==> flow/design.v <==
`timescale 1ns / 1ps
module digits(
    input clk,
    input reset,
	input [2:0] state,
    input [5:0] seconds, minutes,
    input [4:0] hours,
    output reg [3:0] ones,
    output reg [3:0] tens,
    output reg [3:0] hundreds,
    output reg [3:0] thousands
    );
    always @(posedge clk or posedge reset)
    begin
        if (reset) begin
            ones <= 0;
            tens <= 0;
            hundreds <= 0;
            thousands <= 0;
        end 
        else begin
			if(state==0 || state==1 || state==4) begin
				ones <= minutes % 10;
				tens <= minutes / 10;
				hundreds <= hours % 10;
				thousands <= hours / 10;
			end
			else if(state==2 || state==3) begin
				ones <= seconds % 10;
				tens <= seconds / 10;
				hundreds <= minutes % 10;
				thousands <= minutes / 10;
			end
        end
    end
endmodule
`timescale 1ns / 1ps
module seven_seg(
    input clk_100MHz,
    input por,
    input reset,
    input [2:0] state,
    input start_stop,
    input inc,
    input tm_state,
	input sw_state,
	input alarm_state,
	input [31:0] scount,
    input [1:0] edit_place,
    input [3:0] ones,
    input [3:0] tens,
    input [3:0] hundreds,
    input [3:0] thousands,
    output reg [0:6] seg,       
    output reg [3:0] digit     
    );
    parameter ZERO  = 7'b000_0001;  
    parameter ONE   = 7'b100_1111;  
    parameter TWO   = 7'b001_0010;  
    parameter THREE = 7'b000_0110;  
    parameter FOUR  = 7'b100_1100;  
    parameter FIVE  = 7'b010_0100; 
    parameter SIX   = 7'b010_0000;  
    parameter SEVEN = 7'b000_1111;
    parameter EIGHT = 7'b000_0000;  
    parameter NINE  = 7'b000_0100;  
    reg [1:0] digit_select;      
    reg [16:0] digit_timer;      
     reg sclk;
     integer count;
     always @(posedge clk_100MHz) begin
          if(por) begin
              count<=0;
              sclk<=0;
          end
          else if(count==24) begin 
              count<=0;
              sclk<=~sclk;
          end 
          else count<=count+1;
     end
    always @(posedge clk_100MHz or posedge reset) begin
        if(reset) begin
            digit_select <= 0;
            digit_timer <= 0; 
        end
        else if(por) begin
            digit_select <= 0;
            digit_timer <= 0;
        end
        else                                         
            if(digit_timer == 3 ) begin 
                digit_timer <= 0;                    
                digit_select <=  digit_select + 1;
            end
            else
                digit_timer <=  digit_timer + 1;
    end
    always @(digit_select) begin
        case(digit_select) 
            2'b00 : digit = 4'b1110;  
            2'b01 : digit = 4'b1101;  
            2'b10 : digit = 4'b1011;  
            2'b11 : digit = 4'b0111;  
        endcase
    end
    always @* begin
        seg = 7'b111_1111;
        case(digit_select)
            2'b00 : begin 
						if(state==0 && alarm_state==1 && start_stop && scount>1) begin  
                            if(sclk==1'b0) begin
                                seg=7'b111_1111;
                            end
                            else begin
                                case(ones)
                                    4'b0000 : seg = ZERO;
                                    4'b0001 : seg = ONE;
                                    4'b0010 : seg = TWO;
                                    4'b0011 : seg = THREE;
                                    4'b0100 : seg = FOUR;
                                    4'b0101 : seg = FIVE;
                                    4'b0110 : seg = SIX;
                                    4'b0111 : seg = SEVEN;
                                    4'b1000 : seg = EIGHT;
                                    4'b1001 : seg = NINE;
                                endcase
                            end
                        end
						else if(state==0 && inc && scount>14) begin  
                            if(sclk==1'b0) begin
                                seg=7'b111_1111;
                            end
                            else begin
                                case(ones)
                                    4'b0000 : seg = ZERO;
                                    4'b0001 : seg = ONE;
                                    4'b0010 : seg = TWO;
                                    4'b0011 : seg = THREE;
                                    4'b0100 : seg = FOUR;
                                    4'b0101 : seg = FIVE;
                                    4'b0110 : seg = SIX;
                                    4'b0111 : seg = SEVEN;
                                    4'b1000 : seg = EIGHT;
                                    4'b1001 : seg = NINE;
                                endcase
                            end
                        end
                        else if(state==1  && edit_place==0) begin
                            if(sclk==1'b0) begin
                                seg=7'b111_1111;
                            end
                            else begin
                                case(ones)
                                    4'b0000 : seg = ZERO;
                                    4'b0001 : seg = ONE;
                                    4'b0010 : seg = TWO;
                                    4'b0011 : seg = THREE;
                                    4'b0100 : seg = FOUR;
                                    4'b0101 : seg = FIVE;
                                    4'b0110 : seg = SIX;
                                    4'b0111 : seg = SEVEN;
                                    4'b1000 : seg = EIGHT;
                                    4'b1001 : seg = NINE;
                                endcase
                            end
                        end
                        else if(state==1  && edit_place==2) begin
                            if(sclk==1'b0) begin
                                seg=7'b111_1111;
                            end
                            else begin
                                case(ones)
                                    4'b0000 : seg = ZERO;
                                    4'b0001 : seg = ONE;
                                    4'b0010 : seg = TWO;
                                    4'b0011 : seg = THREE;
                                    4'b0100 : seg = FOUR;
                                    4'b0101 : seg = FIVE;
                                    4'b0110 : seg = SIX;
                                    4'b0111 : seg = SEVEN;
                                    4'b1000 : seg = EIGHT;
                                    4'b1001 : seg = NINE;
                                endcase
                            end
                        end
                        else if(state==2 && tm_state==0 &&  edit_place==0) begin
                            if(sclk==1'b0) begin
                                seg=7'b111_1111;
                            end
                            else begin
                                case(ones)
                                    4'b0000 : seg = ZERO;
                                    4'b0001 : seg = ONE;
                                    4'b0010 : seg = TWO;
                                    4'b0011 : seg = THREE;
                                    4'b0100 : seg = FOUR;
                                    4'b0101 : seg = FIVE;
                                    4'b0110 : seg = SIX;
                                    4'b0111 : seg = SEVEN;
                                    4'b1000 : seg = EIGHT;
                                    4'b1001 : seg = NINE;
                                endcase
                            end
                        end
						else if(state==3 && sw_state==0) begin
                            if(sclk==1'b0) begin
                                seg=7'b111_1111;
                            end
                            else begin
                                case(ones)
                                    4'b0000 : seg = ZERO;
                                    4'b0001 : seg = ONE;
                                    4'b0010 : seg = TWO;
                                    4'b0011 : seg = THREE;
                                    4'b0100 : seg = FOUR;
                                    4'b0101 : seg = FIVE;
                                    4'b0110 : seg = SIX;
                                    4'b0111 : seg = SEVEN;
                                    4'b1000 : seg = EIGHT;
                                    4'b1001 : seg = NINE;
                                endcase
                            end
                        end
						else if(state==4 && alarm_state==0 &&  edit_place==0) begin
                            if(sclk==1'b0) begin
                                seg=7'b111_1111;
                            end
                            else begin
                                case(ones)
                                    4'b0000 : seg = ZERO;
                                    4'b0001 : seg = ONE;
                                    4'b0010 : seg = TWO;
                                    4'b0011 : seg = THREE;
                                    4'b0100 : seg = FOUR;
                                    4'b0101 : seg = FIVE;
                                    4'b0110 : seg = SIX;
                                    4'b0111 : seg = SEVEN;
                                    4'b1000 : seg = EIGHT;
                                    4'b1001 : seg = NINE;
                                endcase
                            end
                        end
                        else begin
                            case(ones)
                                4'b0000 : seg = ZERO;
                                4'b0001 : seg = ONE;
                                4'b0010 : seg = TWO;
                                4'b0011 : seg = THREE;
                                4'b0100 : seg = FOUR;
                                4'b0101 : seg = FIVE;
                                4'b0110 : seg = SIX;
                                4'b0111 : seg = SEVEN;
                                4'b1000 : seg = EIGHT;
                                4'b1001 : seg = NINE;
                            endcase
                        end
            end               
            2'b01 : begin      
						if(state==0 && alarm_state==1 && start_stop && scount>1) begin
                            if(sclk==1'b0) begin
                                seg=7'b111_1111;
                            end
                            else begin
                                case(tens)
                                    4'b0000 : seg = ZERO;
                                    4'b0001 : seg = ONE;
                                    4'b0010 : seg = TWO;
                                    4'b0011 : seg = THREE;
                                    4'b0100 : seg = FOUR;
                                    4'b0101 : seg = FIVE;
                                    4'b0110 : seg = SIX;
                                    4'b0111 : seg = SEVEN;
                                    4'b1000 : seg = EIGHT;
                                    4'b1001 : seg = NINE;
                                endcase
                            end
                        end
						else if(state==0 && inc && scount>14) begin  
                            if(sclk==1'b0) begin
                                seg=7'b111_1111;
                            end
                            else begin
                                case(tens)
                                    4'b0000 : seg = ZERO;
                                    4'b0001 : seg = ONE;
                                    4'b0010 : seg = TWO;
                                    4'b0011 : seg = THREE;
                                    4'b0100 : seg = FOUR;
                                    4'b0101 : seg = FIVE;
                                    4'b0110 : seg = SIX;
                                    4'b0111 : seg = SEVEN;
                                    4'b1000 : seg = EIGHT;
                                    4'b1001 : seg = NINE;
                                endcase
                            end
                        end
                        else if(state==1 && edit_place==0) begin
                            if(sclk==1'b0) begin
                                seg=7'b111_1111;
                            end
                            else begin
                                case(tens)
                                    4'b0000 : seg = ZERO;
                                    4'b0001 : seg = ONE;
                                    4'b0010 : seg = TWO;
                                    4'b0011 : seg = THREE;
                                    4'b0100 : seg = FOUR;
                                    4'b0101 : seg = FIVE;
                                    4'b0110 : seg = SIX;
                                    4'b0111 : seg = SEVEN;
                                    4'b1000 : seg = EIGHT;
                                    4'b1001 : seg = NINE;
                                endcase
                            end
                        end
                        else if(state==1  && edit_place==2) begin
                            if(sclk==1'b0) begin
                                seg=7'b111_1111;
                            end
                            else begin
                                case(tens)
                                    4'b0000 : seg = ZERO;
                                    4'b0001 : seg = ONE;
                                    4'b0010 : seg = TWO;
                                    4'b0011 : seg = THREE;
                                    4'b0100 : seg = FOUR;
                                    4'b0101 : seg = FIVE;
                                    4'b0110 : seg = SIX;
                                    4'b0111 : seg = SEVEN;
                                    4'b1000 : seg = EIGHT;
                                    4'b1001 : seg = NINE;
                                endcase
                            end
                        end
                        else if(state==2 && tm_state==0 && edit_place==0) begin
                            if(sclk==1'b0) begin
                                seg=7'b111_1111;
                            end
                            else begin
                                case(tens)
                                    4'b0000 : seg = ZERO;
                                    4'b0001 : seg = ONE;
                                    4'b0010 : seg = TWO;
                                    4'b0011 : seg = THREE;
                                    4'b0100 : seg = FOUR;
                                    4'b0101 : seg = FIVE;
                                    4'b0110 : seg = SIX;
                                    4'b0111 : seg = SEVEN;
                                    4'b1000 : seg = EIGHT;
                                    4'b1001 : seg = NINE;
                                endcase
                            end
                        end
						else if(state==3 && sw_state==0) begin
                            if(sclk==1'b0) begin
                                seg=7'b111_1111;
                            end
                            else begin
                                case(tens)
                                    4'b0000 : seg = ZERO;
                                    4'b0001 : seg = ONE;
                                    4'b0010 : seg = TWO;
                                    4'b0011 : seg = THREE;
                                    4'b0100 : seg = FOUR;
                                    4'b0101 : seg = FIVE;
                                    4'b0110 : seg = SIX;
                                    4'b0111 : seg = SEVEN;
                                    4'b1000 : seg = EIGHT;
                                    4'b1001 : seg = NINE;
                                endcase
                            end
                        end
						else if(state==4 && alarm_state==0 &&  edit_place==0) begin
                            if(sclk==1'b0) begin
                                seg=7'b111_1111;
                            end
                            else begin
                                case(tens)
                                    4'b0000 : seg = ZERO;
                                    4'b0001 : seg = ONE;
                                    4'b0010 : seg = TWO;
                                    4'b0011 : seg = THREE;
                                    4'b0100 : seg = FOUR;
                                    4'b0101 : seg = FIVE;
                                    4'b0110 : seg = SIX;
                                    4'b0111 : seg = SEVEN;
                                    4'b1000 : seg = EIGHT;
                                    4'b1001 : seg = NINE;
                                endcase
                            end
                        end
                        else begin
                            case(tens)
                                4'b0000 : seg = ZERO;
                                4'b0001 : seg = ONE;
                                4'b0010 : seg = TWO;
                                4'b0011 : seg = THREE;
                                4'b0100 : seg = FOUR;
                                4'b0101 : seg = FIVE;
                                4'b0110 : seg = SIX;
                                4'b0111 : seg = SEVEN;
                                4'b1000 : seg = EIGHT;
                                4'b1001 : seg = NINE;
                            endcase
                        end
                    end
            2'b10 : begin   
						if(state==0 && alarm_state==1 && start_stop && scount>1) begin  
                            if(sclk==1'b0) begin
                                seg=7'b111_1111;
                            end
                            else begin
                                case(hundreds)
                                    4'b0000 : seg = ZERO;
                                    4'b0001 : seg = ONE;
                                    4'b0010 : seg = TWO;
                                    4'b0011 : seg = THREE;
                                    4'b0100 : seg = FOUR;
                                    4'b0101 : seg = FIVE;
                                    4'b0110 : seg = SIX;
                                    4'b0111 : seg = SEVEN;
                                    4'b1000 : seg = EIGHT;
                                    4'b1001 : seg = NINE;
                                endcase
                            end
                        end
						else if(state==0 && inc && scount>14) begin  
                            if(sclk==1'b0) begin
                                seg=7'b111_1111;
                            end
                            else begin
                                case(hundreds)
                                    4'b0000 : seg = ZERO;
                                    4'b0001 : seg = ONE;
                                    4'b0010 : seg = TWO;
                                    4'b0011 : seg = THREE;
                                    4'b0100 : seg = FOUR;
                                    4'b0101 : seg = FIVE;
                                    4'b0110 : seg = SIX;
                                    4'b0111 : seg = SEVEN;
                                    4'b1000 : seg = EIGHT;
                                    4'b1001 : seg = NINE;
                                endcase
                            end
                        end
                        else if(state==1  && edit_place==1) begin
                            if(sclk==1'b0) begin
                                seg=7'b111_1111;
                            end
                            else begin
                                case(hundreds)
                                    4'b0000 : seg = ZERO;
                                    4'b0001 : seg = ONE;
                                    4'b0010 : seg = TWO;
                                    4'b0011 : seg = THREE;
                                    4'b0100 : seg = FOUR;
                                    4'b0101 : seg = FIVE;
                                    4'b0110 : seg = SIX;
                                    4'b0111 : seg = SEVEN;
                                    4'b1000 : seg = EIGHT;
                                    4'b1001 : seg = NINE;
                                endcase
                            end
                        end
                        else if(state==1  && edit_place==3) begin
                            if(sclk==1'b0) begin
                                seg=7'b111_1111;
                            end
                            else begin
                                case(hundreds)
                                    4'b0000 : seg = ZERO;
                                    4'b0001 : seg = ONE;
                                    4'b0010 : seg = TWO;
                                    4'b0011 : seg = THREE;
                                    4'b0100 : seg = FOUR;
                                    4'b0101 : seg = FIVE;
                                    4'b0110 : seg = SIX;
                                    4'b0111 : seg = SEVEN;
                                    4'b1000 : seg = EIGHT;
                                    4'b1001 : seg = NINE;
                                endcase
                            end
                        end
                        else if(state==2 && tm_state==0 && edit_place==1) begin
                            if(sclk==1'b0) begin
                                seg=7'b111_1111;
                            end
                            else begin
                                case(hundreds)
                                    4'b0000 : seg = ZERO;
                                    4'b0001 : seg = ONE;
                                    4'b0010 : seg = TWO;
                                    4'b0011 : seg = THREE;
                                    4'b0100 : seg = FOUR;
                                    4'b0101 : seg = FIVE;
                                    4'b0110 : seg = SIX;
                                    4'b0111 : seg = SEVEN;
                                    4'b1000 : seg = EIGHT;
                                    4'b1001 : seg = NINE;
                                endcase
                            end
                        end
						else if(state==3 && sw_state==0) begin
                            if(sclk==1'b0) begin
                                seg=7'b111_1111;
                            end
                            else begin
                                case(hundreds)
                                    4'b0000 : seg = ZERO;
                                    4'b0001 : seg = ONE;
                                    4'b0010 : seg = TWO;
                                    4'b0011 : seg = THREE;
                                    4'b0100 : seg = FOUR;
                                    4'b0101 : seg = FIVE;
                                    4'b0110 : seg = SIX;
                                    4'b0111 : seg = SEVEN;
                                    4'b1000 : seg = EIGHT;
                                    4'b1001 : seg = NINE;
                                endcase
                            end
                        end
						else if(state==4 && alarm_state==0 && edit_place==1) begin
                            if(sclk==1'b0) begin
                                seg=7'b111_1111;
                            end
                            else begin
                                case(hundreds)
                                    4'b0000 : seg = ZERO;
                                    4'b0001 : seg = ONE;
                                    4'b0010 : seg = TWO;
                                    4'b0011 : seg = THREE;
                                    4'b0100 : seg = FOUR;
                                    4'b0101 : seg = FIVE;
                                    4'b0110 : seg = SIX;
                                    4'b0111 : seg = SEVEN;
                                    4'b1000 : seg = EIGHT;
                                    4'b1001 : seg = NINE;
                                endcase
                            end
                        end
                        else begin
                            case(hundreds)
                                4'b0000 : seg = ZERO;
                                4'b0001 : seg = ONE;
                                4'b0010 : seg = TWO;
                                4'b0011 : seg = THREE;
                                4'b0100 : seg = FOUR;
                                4'b0101 : seg = FIVE;
                                4'b0110 : seg = SIX;
                                4'b0111 : seg = SEVEN;
                                4'b1000 : seg = EIGHT;
                                4'b1001 : seg = NINE;
                            endcase
                        end
                    end
            2'b11 : begin     
						if(state==0 && alarm_state==1 && start_stop && scount>1) begin  
                            if(sclk==1'b0) begin
                                seg=7'b111_1111;
                            end
                            else begin
                                case(thousands)
                                    4'b0000 : seg = ZERO;
                                    4'b0001 : seg = ONE;
                                    4'b0010 : seg = TWO;
                                    4'b0011 : seg = THREE;
                                    4'b0100 : seg = FOUR;
                                    4'b0101 : seg = FIVE;
                                    4'b0110 : seg = SIX;
                                    4'b0111 : seg = SEVEN;
                                    4'b1000 : seg = EIGHT;
                                    4'b1001 : seg = NINE;
                                endcase
                            end
                        end
						else if(state==0 && inc && scount>14) begin  
                            if(sclk==1'b0) begin
                                seg=7'b111_1111;
                            end
                            else begin
                                case(thousands)
                                    4'b0000 : seg = ZERO;
                                    4'b0001 : seg = ONE;
                                    4'b0010 : seg = TWO;
                                    4'b0011 : seg = THREE;
                                    4'b0100 : seg = FOUR;
                                    4'b0101 : seg = FIVE;
                                    4'b0110 : seg = SIX;
                                    4'b0111 : seg = SEVEN;
                                    4'b1000 : seg = EIGHT;
                                    4'b1001 : seg = NINE;
                                endcase
                            end
                        end
                        else if(state==1  && edit_place==1) begin
                            if(sclk==1'b0) begin
                                seg=7'b111_1111;
                            end
                            else begin
                                case(thousands)
                                    4'b0000 : seg = ZERO;
                                    4'b0001 : seg = ONE;
                                    4'b0010 : seg = TWO;
                                    4'b0011 : seg = THREE;
                                    4'b0100 : seg = FOUR;
                                    4'b0101 : seg = FIVE;
                                    4'b0110 : seg = SIX;
                                    4'b0111 : seg = SEVEN;
                                    4'b1000 : seg = EIGHT;
                                    4'b1001 : seg = NINE;
                                endcase
                            end
                        end
                        else if(state==1  && edit_place==3) begin
                            if(sclk==1'b0) begin
                                seg=7'b111_1111;
                            end
                            else begin
                                case(thousands)
                                    4'b0000 : seg = ZERO;
                                    4'b0001 : seg = ONE;
                                    4'b0010 : seg = TWO;
                                    4'b0011 : seg = THREE;
                                    4'b0100 : seg = FOUR;
                                    4'b0101 : seg = FIVE;
                                    4'b0110 : seg = SIX;
                                    4'b0111 : seg = SEVEN;
                                    4'b1000 : seg = EIGHT;
                                    4'b1001 : seg = NINE;
                                endcase
                            end
                        end
                        else if(state==2 && tm_state==0 && edit_place==1) begin
                            if(sclk==1'b0) begin
                                seg=7'b111_1111;
                            end
                            else begin
                                case(thousands)
                                    4'b0000 : seg = ZERO;
                                    4'b0001 : seg = ONE;
                                    4'b0010 : seg = TWO;
                                    4'b0011 : seg = THREE;
                                    4'b0100 : seg = FOUR;
                                    4'b0101 : seg = FIVE;
                                    4'b0110 : seg = SIX;
                                    4'b0111 : seg = SEVEN;
                                    4'b1000 : seg = EIGHT;
                                    4'b1001 : seg = NINE;
                                endcase
                            end
                        end
						else if(state==3 && sw_state==0) begin
                            if(sclk==1'b0) begin
                                seg=7'b111_1111;
                            end
                            else begin
                                case(thousands)
                                    4'b0000 : seg = ZERO;
                                    4'b0001 : seg = ONE;
                                    4'b0010 : seg = TWO;
                                    4'b0011 : seg = THREE;
                                    4'b0100 : seg = FOUR;
                                    4'b0101 : seg = FIVE;
                                    4'b0110 : seg = SIX;
                                    4'b0111 : seg = SEVEN;
                                    4'b1000 : seg = EIGHT;
                                    4'b1001 : seg = NINE;
                                endcase
                            end
                        end
						else if(state==4 && alarm_state==0 && edit_place==1) begin
                            if(sclk==1'b0) begin
                                seg=7'b111_1111;
                            end
                            else begin
                                case(thousands)
                                    4'b0000 : seg = ZERO;
                                    4'b0001 : seg = ONE;
                                    4'b0010 : seg = TWO;
                                    4'b0011 : seg = THREE;
                                    4'b0100 : seg = FOUR;
                                    4'b0101 : seg = FIVE;
                                    4'b0110 : seg = SIX;
                                    4'b0111 : seg = SEVEN;
                                    4'b1000 : seg = EIGHT;
                                    4'b1001 : seg = NINE;
                                endcase
                            end
                        end
                        else begin
                            case(thousands)
                                4'b0000 : seg = ZERO;
                                4'b0001 : seg = ONE;
                                4'b0010 : seg = TWO;
                                4'b0011 : seg = THREE;
                                4'b0100 : seg = FOUR;
                                4'b0101 : seg = FIVE;
                                4'b0110 : seg = SIX;
                                4'b0111 : seg = SEVEN;
                                4'b1000 : seg = EIGHT;
                                4'b1001 : seg = NINE;
                            endcase
                        end
                    end
        endcase
    end
endmodule
module top(input clk, por, reset, start_stop, mode, edit_shift, inc, output reg buzzer, output [0:6] seg,output [3:0] digit,output reg [4:0] mode_value);
reg [1:0] edit_place;
reg [5:0] seconds,minutes;
reg [4:0] hours;
reg [5:0] seconds_temp,minutes_temp;
reg [4:0] hours_temp;
reg [5:0] al_minutes;
reg [4:0] al_hours;
reg [4:0] day_temp;
reg [3:0] month_temp;
wire [3:0] ones,tens,hundreds,thousands;
parameter clock = 0;
parameter edit =1;
parameter timer =2; 
parameter stop_watch=3;
parameter alarm=4;
parameter tm_stop=0;
parameter tm_start=1;
parameter sw_stop=0;
parameter sw_start=1;
parameter alarm_off=0;
parameter alarm_on=1;
reg tm_state, tm_nstate;
reg sw_state, sw_nstate;
reg alarm_state, alarm_nstate;
reg [2:0] state, nstate;   
reg trigger;
reg sclk;
integer count;
reg[31:0] scount;
reg[31:0] a_count;
digits digits_1(clk,reset,state,seconds,minutes,hours,ones,tens,hundreds,thousands);
seven_seg seven_seg_1(clk,por,reset,state,start_stop,inc,tm_state,sw_state,alarm_state,scount,edit_place,ones,tens,hundreds,thousands,seg,digit);
 always @(posedge clk) begin
     if(por) begin
         count<=0;
         sclk<=0;
     end
     else if(count==49) begin 
         count<=0;
         sclk<=~sclk;
     end 
     else count<=count+1;
 end
 always @(posedge clk) begin
  if(por) begin
	seconds_temp<=0;
	minutes_temp<=0;
	hours_temp<=0;
	buzzer<=0;
	a_count<=0;
  end
  else begin
	if(state==edit) begin
		if(edit_place==0 || edit_place==1) begin
			if (reset==1 && scount==16) begin
				hours_temp<=hours;
				minutes_temp<=minutes;
				seconds_temp<=seconds;
			end
			else if (inc==1 && scount==16) begin
				hours_temp<=hours;
				minutes_temp<=minutes;
			end
		end
	end
	if(sclk==1'b1 && count==0) begin  
		seconds_temp<=seconds_temp + 1; 
		if(seconds_temp==59) begin 
			seconds_temp<=0;  
			minutes_temp<=minutes_temp + 1;
			if(minutes_temp==59) begin 
				minutes_temp<=0; 
				hours_temp<=hours_temp + 1; 
			   if(hours_temp==23) begin  
					hours_temp<=0; 
				end 
			end
		end     
	end
	if(hours_temp==al_hours && minutes_temp==al_minutes && alarm_state==alarm_on) begin
		if(seconds_temp==0)
			buzzer<=1;
		else if(start_stop && buzzer==1) begin
			if(a_count<15)
				a_count<=a_count + 1;
			else if(start_stop && a_count==15) begin
				buzzer<=0;
				a_count<=a_count + 1;
			end
			else
				a_count<=a_count + 1;		
		end
		else
			a_count<=0;
	end
	else begin
		a_count<=0;
		buzzer<=0;
	end
  end
 end
always @(posedge clk) begin
    if(por)
        mode_value<=5'b10000;
    else if(state==clock)
        mode_value<=5'b10000;
    else if(state==edit)
        mode_value<=5'b01000;
    else if(state==timer)
        mode_value<=5'b00100;
    else if(state==stop_watch)
        mode_value<=5'b00010;
	else if(state==alarm)
        mode_value<=5'b00001;
end
always@(posedge clk) begin
  if(por) begin
	day_temp<=1;
	month_temp<=1;
  end
  else begin
	if(state==edit) begin
		if(edit_place==2 || edit_place==3) begin
			if (reset==1 && scount==16) begin
				day_temp<=hours;
				month_temp<=minutes;
			end
			else if (inc==1 && scount==16) begin
				day_temp<=hours;
				month_temp<=minutes;
			end
		end
	end
	if(seconds_temp==59 && minutes_temp==59 && hours_temp==23 && sclk==1 && count==49) begin
		day_temp<=day_temp + 1;
		if(month_temp==2 && day_temp==28) begin
			day_temp<=1;
			month_temp<=month_temp + 1;
		end
		else if(day_temp== (30+(month_temp & 1)^(month_temp>7))) begin 
			day_temp<=1;
			month_temp<=month_temp + 1;
			if(month_temp==12) 
				month_temp<=1;
		end
	end
  end
end
always @(posedge(clk)) begin
  if(por) begin
	edit_place<=0;
	seconds<=0;
	minutes<=0;
	hours<=0;
	al_minutes<=0;
	al_hours<=0;
	tm_state<=tm_stop;
	tm_nstate<=tm_stop;
	sw_state<=sw_stop;
	sw_nstate<=sw_stop;
	alarm_state<=alarm_off;
	alarm_nstate<=alarm_off;
	state<=clock;
	nstate<=clock;
	trigger<=0;
	scount<=0;
  end
  else
	case(state)
	clock: begin
		if(mode) begin
            if(scount<15)  
                scount<=scount+1;
            else begin
                if(mode && scount==15) begin  
					nstate<=edit;
					trigger<=1; 
                    scount<=scount+1;
                end
                else begin
					nstate<=nstate;
                    scount<=scount+1;
                end
            end
        end
		else if(alarm_state==alarm_on && start_stop) begin
			if(scount<15)
					scount<=scount + 1;
				else begin
					hours<=al_hours;
					minutes<=al_minutes;
				end
		end
		else if(inc) begin 
			if(scount<15)
				scount<=scount + 1;
			else begin
				hours<=day_temp;
				minutes<=month_temp;
			end
		end
		else begin
		    scount<=0;
			state<=nstate;
			hours<=hours_temp;
			minutes<=minutes_temp;
			seconds<=seconds_temp;
			alarm_state<=alarm_nstate;
		end
	end
	edit: begin
		if(trigger) begin
			edit_place<=0;
			trigger<=0;
		end
		if(reset) begin 
			if(scount<15)  
				scount<=scount+1;
			else begin
				if(reset && scount==15) begin  
					if(edit_place==0 || edit_place==1) begin
						seconds<=0;
						minutes<=0;
						hours<=0;
					end
					else begin
						hours<=1;
						minutes<=1;
					end
					scount<=scount+1;
				end
				else begin
					scount<=scount+1;
				end
			end
		end
		else if(mode) begin
			if(scount<15)  
				scount<=scount+1;
			else begin
				if(mode && scount==15) begin  
					nstate<=timer;
					scount<=scount+1;
				end
				else begin
					nstate<=nstate;
					scount<=scount+1;
					trigger<=1;
				end
			end
		end
		else if(edit_shift) begin
			if(scount<15)  
				scount<=scount+1;
			else begin
				if(edit_shift && scount==15) begin  
					scount<=scount+1;
					if(edit_place<3)
						edit_place<=edit_place + 1;
					else
						edit_place<=0;
				end
				else begin
					scount<=scount+1;
					edit_place<=edit_place;
				end
			end
		end
		else if(inc) begin
			if(scount<15)  
				scount<=scount+1;
			else begin
				if(inc && scount==15) begin  
					if(edit_place==0) begin  
						if(minutes<59)
							minutes<=minutes+1;
						else
							minutes<=0;
					end
					else if(edit_place==1) begin  
						if(hours<23)
							hours<=hours+1;
						else
							hours<=0;
					end 
					else if(edit_place==2) begin  
						if(minutes<12)
							minutes<=minutes + 1;
						else
							minutes<=1;
					end
					else if(edit_place==3) begin  
						if(minutes==2) begin
							if(hours<28)
								hours<=hours + 1;
							else
								hours<=1;
						end
						else begin
							if(hours < (30+(month_temp & 1)^(month_temp>7)))
								hours<=hours + 1;
							else
								hours<=1;
						end
					end
					scount<=scount+1;
				end
				else begin
					scount<=scount+1;
				end
			end
		end
		else begin
			if(edit_place==0 || edit_place==1) begin
				if(minutes!=minutes_temp || hours!=hours_temp) begin
					minutes<=minutes_temp;
					hours<=hours_temp;
				end
			end
			else begin
				if(minutes!=month_temp || hours!=day_temp) begin
					minutes<=month_temp;
					hours<=day_temp;
				end
			end
			scount<=0;
			if (nstate==timer)
				trigger<=1;
			state<=nstate;
		end
	  end
	timer: begin
		if(trigger) begin
			edit_place<=0;
			minutes<=0;
			seconds<=0;
			trigger<=0;
		end
		case(tm_state)
			tm_stop: begin
				if(reset == 1'b1) begin 
					if(scount<15)  
						scount<=scount+1;
					else begin
						if(reset && scount==15) begin  
							seconds<=0;
							minutes<=0;
							scount<=scount+1;
						end
						else begin
							seconds<=seconds;
							minutes<=minutes;
							scount<=scount+1;
						end
					end
				end
				else if(mode) begin
					if(scount<15)  
						scount<=scount+1;
					else begin
						if(mode && scount==15) begin   
							nstate<=stop_watch;
							trigger<=1;
							scount<=scount+1;
						end
						else begin
							nstate<=nstate;
							scount<=scount+1;
						end
					end
				end
				else if(inc) begin
					if(scount<15)  
						scount<=scount+1;
					else begin
						if(inc && scount==15) begin  
							if(edit_place==1) begin
								if(minutes<60)
									minutes<=minutes+1;
								else
									minutes<=0;
							end 
							else begin
								if(seconds<59)
									seconds<=seconds+1;
								else
									seconds<=0;
							end
							scount<=scount+1;
						end
						else begin
							scount<=scount+1;
							minutes<=minutes;
							seconds<=seconds;
						end
					end
				end
				else if(edit_shift) begin
					if(scount<15)  
						scount<=scount+1;
					else begin
						if(edit_shift && scount==15) begin  
							scount<=scount+1;
							if(edit_place<1)
								edit_place<=edit_place + 1;
							else
								edit_place<=0;
						end
						else begin
							edit_place<=edit_place;
							scount<=scount+1;
						end
					end
				end
				else if(start_stop) begin
					if(scount<15)  
						scount<=scount+1;
					else begin
						if(start_stop && scount==15) begin  
							tm_nstate<=tm_start;
							scount<=scount+1;
						end
						else begin
							tm_nstate<=tm_nstate;
							scount<=scount+1;
						end
					end
				end
				else begin
					scount<=0;
					if (nstate==stop_watch)
						trigger<=1;
					state<=nstate;
					tm_state<=tm_nstate;
				end
			end
			tm_start: begin
				if(start_stop) begin
					if(scount<15)  
						scount<=scount+1;
					else begin
						if(start_stop && scount==15) begin  
							tm_nstate<=tm_stop;
							scount<=scount+1;
						end
						else begin
							tm_nstate<=tm_nstate;
							scount<=scount+1;
						end
					end
				end
				else begin
					scount<=0;
					tm_state<=tm_nstate;
					if(sclk==1'b1 && count==0 && tm_nstate==tm_start) begin  
						if(minutes>0) begin
							if(seconds>0) 
								seconds<=seconds-1;
							else begin
								minutes<=minutes-1;
								seconds<=6'd59;
							end
						end
						else begin
							if(seconds==0) begin
							    tm_nstate<=tm_stop;
								seconds<=seconds;
								minutes<=minutes;
							end
							else
								seconds<=seconds-1;
						end		
					end
				end
			end
			default: begin
				tm_state<=tm_stop;
				seconds<=seconds;
				minutes<=minutes;
			end
		endcase
		end
		stop_watch: begin
			if(trigger) begin
				edit_place<=0;
				minutes<=0;
				seconds<=0;
				trigger<=0;
			end
			case(sw_state)
			sw_stop: begin
				if(reset == 1'b1) begin 
					if(scount<15)  
						scount<=scount+1;
					else begin
						if(reset && scount==15) begin  
							seconds<=0;
							minutes<=0;
							scount<=scount+1;
						end
						else begin
							seconds<=seconds;
							minutes<=minutes;
							scount<=scount+1;
						end
					end
				end
				else if(mode) begin
					if(scount<15)  
						scount<=scount+1;
					else begin
						if(mode && scount==15) begin   
							nstate<=alarm;
							scount<=scount+1;
						end
						else begin
							nstate<=nstate;
							scount<=scount+1;
							trigger<=1;
						end
					end
				end
				else if(start_stop) begin
					if(scount<15)  
						scount<=scount+1;
					else begin
						if(start_stop && scount==15) begin  
							sw_nstate<=sw_start;
							scount<=scount+1;
						end
						else begin
							sw_nstate<=sw_nstate;
							scount<=scount+1;
						end
					end
				end
				else begin
					scount<=0;
					if (nstate==alarm)
						trigger<=1;
					state<=nstate;
					sw_state<=sw_nstate;
				end
			end
			sw_start: begin
				if(start_stop) begin
					if(scount<15)  
						scount<=scount+1;
					else begin
						if(start_stop && scount==15) begin  
							sw_nstate<=sw_stop;
							scount<=scount+1;
						end
						else begin
							sw_nstate<=sw_nstate;
							scount<=scount+1;
						end
					end
				end
				else begin
					scount<=0;
					sw_state<=sw_nstate;
					if(sclk==1'b1 && count==0 && sw_nstate==sw_start) begin  
						if(minutes<59) begin
							if(seconds<59) 
								seconds<=seconds+1;
							else begin
								minutes<=minutes+1;
								seconds<=6'd00;
							end
						end
						else begin
							if(seconds==6'd59) begin
							    sw_nstate<=sw_stop;
								seconds<=seconds;
								minutes<=minutes;
							end
							else
								seconds<=seconds+1;
						end		
					end
				end
			end
			default: begin
				sw_state<=sw_stop;
				seconds<=seconds;
				minutes<=minutes;
			end
			endcase
		end
		alarm: begin
			if(trigger) begin
				edit_place<=0;
				minutes<=al_minutes;
				hours  <=al_hours;
				trigger<=0;
			end
			case(alarm_state)
				alarm_off: begin
					if(mode) begin
						if(scount<15)  
							scount<=scount+1;
						else begin
							if(mode && scount==15) begin   
								nstate<=clock;
								scount<=scount+1;
							end
							else begin
								nstate<=nstate;
								scount<=scount+1;
							end
						end
					end
					else if(start_stop) begin
						if(scount<15)  
							scount<=scount+1;
						else begin
							if(start_stop && scount==15) begin  
								alarm_nstate<=alarm_on;
								scount<=scount+1;
							end
							else begin
								alarm_nstate<=alarm_nstate;
								scount<=scount+1;
							end
						end
					end
					else if(inc) begin
						if(scount<15)  
							scount<=scount+1;
						else begin
							if(inc && scount==15) begin  
								if(edit_place==1) begin
									if(hours<23)
										hours<=hours+1;
									else
										hours<=0;
								end 
								else if(edit_place==0) begin
									if(minutes<59)
										minutes<=minutes+1;
									else
										minutes<=0;
								end
								scount<=scount+1;
							end
							else begin
								scount<=scount+1;
							end
						end
					end
					else if(edit_shift) begin
						if(scount<15)  
							scount<=scount+1;
						else begin
							if(edit_shift && scount==15) begin  
								scount<=scount+1;
								if(edit_place<1)
									edit_place<=edit_place + 1;
								else
									edit_place<=0;
							end
							else begin
								edit_place<=edit_place;
								scount<=scount+1;
							end
						end
					end
					else begin
						scount<=0;
						al_minutes<=minutes;
						al_hours<=hours;
						state<=nstate;
						alarm_state<=alarm_nstate;
					end
				end
				alarm_on: begin
					if(mode) begin
						if(scount<15)  
							scount<=scount+1;
						else begin
							if(mode && scount==15) begin   
								nstate<=clock;
								scount<=scount+1;
							end
							else begin
								nstate<=nstate;
								scount<=scount+1;
							end
						end
					end
					else if(start_stop) begin
						if(scount<15)  
							scount<=scount+1;
						else begin
							if(start_stop && scount==15) begin  
								alarm_nstate<=alarm_off;
								scount<=scount+1;
							end
							else begin
								alarm_nstate<=alarm_nstate;
								scount<=scount+1;
							end
						end
					end
					else begin
						scount<=0;
						state<=nstate;
						alarm_state<=alarm_nstate;
					end
				end
			endcase
		end
		default: begin
			state<=clock;
			seconds<=seconds;
			minutes<=minutes;
			hours<=hours;
		end
	endcase
end
endmodule
==> reports on top <==
Reports on top
Tool output for the design above before and after an edit, in the order of the flow.
"original" refers to lines of the RTL above, "edited" to lines of the edited file.
"difference" is "edited" less "original", of the values as shown; "rel. change" is that difference over "original", in percent.
Operators: Yosys type, input widths -> output width; for muxes data width and select width s.
The mark -- stands for no value.

inputs
  design top = top
  clock input = clk
  standard-cell library = sky130hd
  corner = tt_025C_1v80

Edit of the RTL
The edit as a unified diff against the file above.
A script made this edit. It changes what the design does and was not meant as an optimisation.

begin of diff
@@ -556,5 +556,5 @@
                     end
             2'b11 : begin     
-						if(state==0 && alarm_state==1 && start_stop && scount>1) begin  
+						if(state==0 && alarm_state==1 && start_stop || scount>1) begin  
                             if(sclk==1'b0) begin
                                 seg=7'b111_1111;
end of diff

Elaborated design
Source: Yosys, flattened and elaborated, memories not mapped. Widths are those after wreduce. Registers that Yosys merges into a memory's read port (data or address) are not register bits. Print and check cells do not count.
Yosys's memory passes give these memory sizes; they may raise the number of words (mostly to a power of two), join words into wider ones and drop unused or constant bits.

storage and ports
  element                     original  edited  difference  rel. change (%)
  bits in registers           240       240     0           0.00
  bits in read-only memories  3584      3584    0           0.00
  memories                    32        32      0           0.00
  bits of input ports         7         7       0           0.00
  elaborated cells            717       718     +1          +0.14

memory list
  element                                       original                                                                       edited
  shape (words x width / read and write ports)  16x7 r1 w0; 16x7 r1 w0; 16x7 r1 w0; 16x7 r1 w0; 16x7 r1 w0; 16x7 r1 w0; [+26]  16x7 r1 w0; 16x7 r1 w0; 16x7 r1 w0; 16x7 r1 w0; 16x7 r1 w0; 16x7 r1 w0; [+26]

The mark [+n] counts cells that are not listed.

cells by class
  element                     original  edited  difference  rel. change (%)
  $add $sub $neg              18        18      0           0.00
  divide/modulo/power cells   6         6       0           0.00
  $lt $le $gt $ge             16        16      0           0.00
  eq/ne operators             120       120     0           0.00
  mux-type cells              389       389     0           0.00
  bitwise gates (word level)  11        11      0           0.00
  reduce/logical cells        88        89      +1          +1.14

operator list
  operator             original  edited  difference  rel. change (%)
  $logic_or 1x1->1     7         8       +1          +14.29
  $mux 6               90        90      0           0.00
  $mux 1               70        70      0           0.00
  $mux 7               56        56      0           0.00
  $mux 5               51        51      0           0.00
  $ne 2x2->1 const B   50        50      0           0.00
  $mux 3               39        39      0           0.00
  $logic_and 1x1->1    36        36      0           0.00
  $mux 2               20        20      0           0.00
  $mux 32              20        20      0           0.00
  $mux 4               16        16      0           0.00
  $ne 3x3->1 const B   16        16      0           0.00
  $reduce_bool 2->1    11        11      0           0.00
  $not 1->1            10        10      0           0.00
  $pmux 1 s2           7         7       0           0.00
  $ne 3x2->1 const B   6         6       0           0.00
  $ne 5x5->1 const B   6         6       0           0.00
  $add 6x1->6 const B  4         4       0           0.00
  $eq 2x2->1 const B   4         4       0           0.00
  $eq 3x2->1 const B   4         4       0           0.00
  $pmux 6 s2           4         4       0           0.00
  $reduce_or 2->1      4         4       0           0.00
  $add 5x1->5 const B  3         3       0           0.00
  $eq 6x6->1 const B   3         3       0           0.00
  $lt 6x6->1 const B   3         3       0           0.00
  $ne 6x6->1 const B   3         3       0           0.00
  $pmux 32 s2          3         3       0           0.00
  $reduce_and 3->1     3         3       0           0.00

Not every row of either side is listed.

Logic depth
Longest topological path by Yosys (ltp), each cell counted once; first at word level (registers and memories cut), then after technology mapping (sequential cells cut; the memories' decode and read muxes count).

depth
  element                        original  edited  difference  rel. change (%)
  word-level depth               16        16      0           0.00
  ABC_AREA                       0         0       --          --
  gate-level depth with buffers  17        16      -1          -5.88

Netlist
The flow's flattened synthesis, as Yosys stat reports it; memories are mapped. The netlist is that of the ABC_AREA named above (0 if unset); the other value can give another one.

synthesis totals
  element                          original  edited   difference  rel. change (%)
  standard cells after synthesis   2360      2373     +13         +0.55
  cell area after synthesis (µm²)  17340.4   17775.8  +435.4      +2.51
  mapped flip-flops                238       238      0           0.00
  buffer cells                     163       172      +9          +5.52

cells by type
  type                       original  edited  difference  rel. change (%)
  sky130_fd_sc_hd__nor2_1    341       308     -33         -9.68
  sky130_fd_sc_hd__xnor2_1   52        73      +21         +40.38
  sky130_fd_sc_hd__buf_2     3         17      +14         +466.67
  sky130_fd_sc_hd__a21oi_1   172       160     -12         -6.98
  sky130_fd_sc_hd__mux2i_1   46        57      +11         +23.91
  sky130_fd_sc_hd__a211oi_1  34        23      -11         -32.35
  sky130_fd_sc_hd__o21ai_0   123       113     -10         -8.13
  sky130_fd_sc_hd__inv_1     80        70      -10         -12.50
  sky130_fd_sc_hd__nand4_1   48        58      +10         +20.83
  sky130_fd_sc_hd__a221oi_1  12        2       -10         -83.33
  sky130_fd_sc_hd__a31oi_1   28        37      +9          +32.14
  sky130_fd_sc_hd__or2_2     19        10      -9          -47.37
  sky130_fd_sc_hd__mux2_2    8         17      +9          +112.50
  sky130_fd_sc_hd__nand2_1   203       211     +8          +3.94
  sky130_fd_sc_hd__xor2_1    90        82      -8          -8.89
  sky130_fd_sc_hd__nor4_1    53        45      -8          -15.09
  sky130_fd_sc_hd__a32oi_1   4         11      +7          +175.00
  sky130_fd_sc_hd__o21a_1    3         10      +7          +233.33

Not every row of either side is listed.
The figures by module come from a second, unflattened synthesis with its own total; it is not the netlist above.

unflattened totals
  element                                        original  edited   difference  rel. change (%)
  cells (unflattened synthesis)                  2349      2388     +39         +1.66
  area total of the unflattened synthesis (µm²)  17954.7   18153.7  +199.0      +1.11

Each row is one instance without its submodules.

modules, original
  module     times used  cells  area (µm²)
  top        1           1681   12490.7
  seven_seg  1           450    3714.8
  digits     1           218    1749.2

modules, edited
  module     times used  cells  area (µm²)
  top        1           1681   12490.7
  seven_seg  1           489    3913.8
  digits     1           218    1749.2

Worst setup path after synthesis
Path of least setup slack by OpenSTA after synthesis, without wires, with an ideal clock, recovery checks aside; 20% of the period is set as input and as output delay. Where synthesis merged equal registers, the netlist keeps one of their names.

path post-synthesis
  element                        original         edited           difference  rel. change (%)
  path kind                      input to output  input to output  --          --
  start point                    in start_stop    in inc           --          --
  end point                      out seg[0]       out seg[5]       --          --
  clock period (ps)              10000            10000            0           0.00
  external input delay (ps)      2000             2000             0           0.00
  output delay (ps)              2000             2000             0           0.00
  time at the first pin (ps)     2000             2000             0           0.00
  arrival (ps)                   3861             3672             -189        -4.90
  required time (ps)             8000             8000             0           0.00
  setup slack (ps)               4139             4328             +189        --
  delay of the path (ps)         1861             1672             -189        -10.16
  stages on the path             10               7                -3          -30.00
  buffers on the path            2                0                -2          -100.00
  synthesis period reached (ps)  5861             5672             -189        -3.22

"delay of the path" is the arrival time less input delay plus setup time.
A path that ends at an output port has no setup time.
"stages on the path": output pins that drive a net of the path, with the launching flip-flop's if there is one; two outputs of one cell count as two.
"synthesis period reached" is the clock period less the worst setup slack; recovery checks do not enter. This is arithmetic on one report: input and output delays are still those of the set period (20% each).
Between the ends stands the longest chain of elaborated cells between them, by number of cells; it is not shown to be the way that was timed. Of several equally long chains one is given.
Each line given opens the expression or statement behind the cell; cells for indexed reads and writes are added by Yosys, which also makes memories of some case tables.

between the ends, post-synthesis, original
  path through = sky130_fd_sc_hd__clkbuf_1 > sky130_fd_sc_hd__and2_1 > sky130_fd_sc_hd__clkbuf_1 > sky130_fd_sc_hd__a21oi_1 > sky130_fd_sc_hd__o21ai_0 > sky130_fd_sc_hd__a31oi_1 > sky130_fd_sc_hd__a21oi_1 > sky130_fd_sc_hd__nand3b_1 > sky130_fd_sc_hd__nor2_1 > sky130_fd_sc_hd__a41oi_1
  cells in the longest elaborated chain = 4

ends and longest elaborated chain, post-synthesis, original
  element                         RTL line  text
  start: declaration              709       module top(input clk, por, reset, start_stop, mode, edit_shift, inc, output reg buzzer, output [0:6] seg,outpu ...
  $logic_and 1x1->1 (2 in a row)  558       if(state==0 && alarm_state==1 && start_stop && scount>1) begin
  $mux 7                          558
  $pmux 7 s4                      109       case(digit_select)
  end: declaration                709

between the ends, post-synthesis, edited
  path through = sky130_fd_sc_hd__or4b_2 > sky130_fd_sc_hd__a21boi_0 > sky130_fd_sc_hd__a21o_1 > sky130_fd_sc_hd__a31oi_1 > sky130_fd_sc_hd__nand2b_1 > sky130_fd_sc_hd__o21ai_0 > sky130_fd_sc_hd__a32oi_1
  cells in the longest elaborated chain = 5

ends and longest elaborated chain, post-synthesis, edited
  element                         RTL line  text
  start: declaration              709       module top(input clk, por, reset, start_stop, mode, edit_shift, inc, output reg buzzer, output [0:6] seg,outpu ...
  $logic_and 1x1->1 (2 in a row)  577       else if(state==0 && inc && scount>14) begin
  $mux 7                          577
  $mux 7                          558       if(state==0 && alarm_state==1 && start_stop || scount>1) begin
  $pmux 7 s4                      109       case(digit_select)
  end: declaration                709

Path in the finished layout
Path of least setup slack in the final report of the runs of set A (OpenROAD, finished layout, wires in). Where an end is a register, its clock arrival counts in the times.
The path's times are printed in steps of 10 ps; the period is the one set.

path after layout
  element                     original         edited           difference  rel. change (%)
  path kind                   input to output  input to output  --          --
  start point                 in start_stop    in inc           --          --
  end point                   out seg[5]       out seg[5]       --          --
  clock period (ps)           7580             7580             0           0.00
  external input delay (ps)   1520             1520             0           0.00
  output delay (ps)           1520             1520             0           0.00
  time at the first pin (ps)  1520             1520             0           0.00
  arrival (ps)                5210             4480             -730        -14.01
  required time (ps)          6060             6060             0           0.00
  setup slack (ps)            860              1580             +720        --
  stages on the path          9                9                0           0.00
  buffers on the path         3                2                -1          -33.33

Between the ends stands the longest chain of elaborated cells between them, by number of cells; it is not shown to be the way that was timed. Of several equally long chains one is given.

between the ends, after layout, original
  path through = sky130_fd_sc_hd__clkdlybuf4s50_1 > sky130_fd_sc_hd__buf_4 > sky130_fd_sc_hd__nand2_1 > sky130_fd_sc_hd__nand2b_1 > sky130_fd_sc_hd__a31oi_1 > sky130_fd_sc_hd__a21oi_1 > sky130_fd_sc_hd__o21ai_0 > sky130_fd_sc_hd__a41oi_1 > sky130_fd_sc_hd__clkdlybuf4s50_1
  cells in the longest elaborated chain = 4

ends and longest elaborated chain, after layout, original
  element                         RTL line  text
  start: declaration              709       module top(input clk, por, reset, start_stop, mode, edit_shift, inc, output reg buzzer, output [0:6] seg,outpu ...
  $logic_and 1x1->1 (2 in a row)  558       if(state==0 && alarm_state==1 && start_stop && scount>1) begin
  $mux 7                          558
  $pmux 7 s4                      109       case(digit_select)
  end: declaration                709

between the ends, after layout, edited
  path through = sky130_fd_sc_hd__clkdlybuf4s50_1 > sky130_fd_sc_hd__or4b_2 > sky130_fd_sc_hd__a21boi_0 > sky130_fd_sc_hd__a21o_1 > sky130_fd_sc_hd__a31oi_1 > sky130_fd_sc_hd__nand2b_1 > sky130_fd_sc_hd__o21ai_0 > sky130_fd_sc_hd__a32oi_1 > sky130_fd_sc_hd__clkdlybuf4s50_1
  cells in the longest elaborated chain = 5

ends and longest elaborated chain, after layout, edited
  element                         RTL line  text
  start: declaration              709       module top(input clk, por, reset, start_stop, mode, edit_shift, inc, output reg buzzer, output [0:6] seg,outpu ...
  $logic_and 1x1->1 (2 in a row)  577       else if(state==0 && inc && scount>14) begin
  $mux 7                          577
  $mux 7                          558       if(state==0 && alarm_state==1 && start_stop || scount>1) begin
  $pmux 7 s4                      109       case(digit_select)
  end: declaration                709

Layout results
Both versions went through the flow (Yosys, OpenROAD) with the same settings in each pair. Constraints: input delay and output delay 20% of the set period each, output load 0.01 pF.

flow settings, set A
  CORE_UTILIZATION = 40
  period_ns = 7.58
  CAP_MARGIN = 20
  CORE_MARGIN = 2
  SLEW_MARGIN = 20

final reports, set A
  element                                       original  edited   difference  rel. change (%)
  area of the synthesized netlist (µm²)         17340.4   17775.8  +435.4      +2.51
  total die area (µm²)                          45033.1   46141.2  +1108.1     +2.46
  standard-cell area of the final layout (µm²)  18920.6   19306.0  +385.4      +2.04
  final utilization (%)                         44.1      43.8     -0.3        --
  worst setup slack after layout (ps)           857       1583     +726        --
  post-route worst hold slack (ps)              462       466      +4          --
  total design power (mW)                       3.124     3.580    +0.456      +14.60

flow settings, set B
  CAP_MARGIN = 15
  CORE_UTILIZATION = 22
  CTS_CLUSTER_SIZE = 81
  GPL_ROUTABILITY_DRIVEN = 1
  GPL_TIMING_DRIVEN = 0
  PLACE_DENSITY_LB_ADDON = 0.05
  SETUP_SLACK_MARGIN = 1.53
  TNS_END_PERCENT = 100
  period_ns = 5.82
  CORE_MARGIN = 2
  SLEW_MARGIN = 20

final reports, set B
  element                                       original  edited   difference  rel. change (%)
  area of the synthesized netlist (µm²)         17340.4   17775.8  +435.4      +2.51
  total die area (µm²)                          81082.6   83088.1  +2005.5     +2.47
  standard-cell area of the final layout (µm²)  20732.4   21139.0  +406.6      +1.96
  final utilization (%)                         26.7      26.3     -0.4        --
  worst setup slack after layout (ps)           1415      1450     +35         --
  post-route worst hold slack (ps)              465       479      +14         --
  total design power (mW)                       4.423     5.216    +0.793      +17.93

By "total design power" is meant OpenSTA's value without simulated activity: inputs other than the clock are taken to toggle once in ten clock periods, and the tool carries that through the logic.
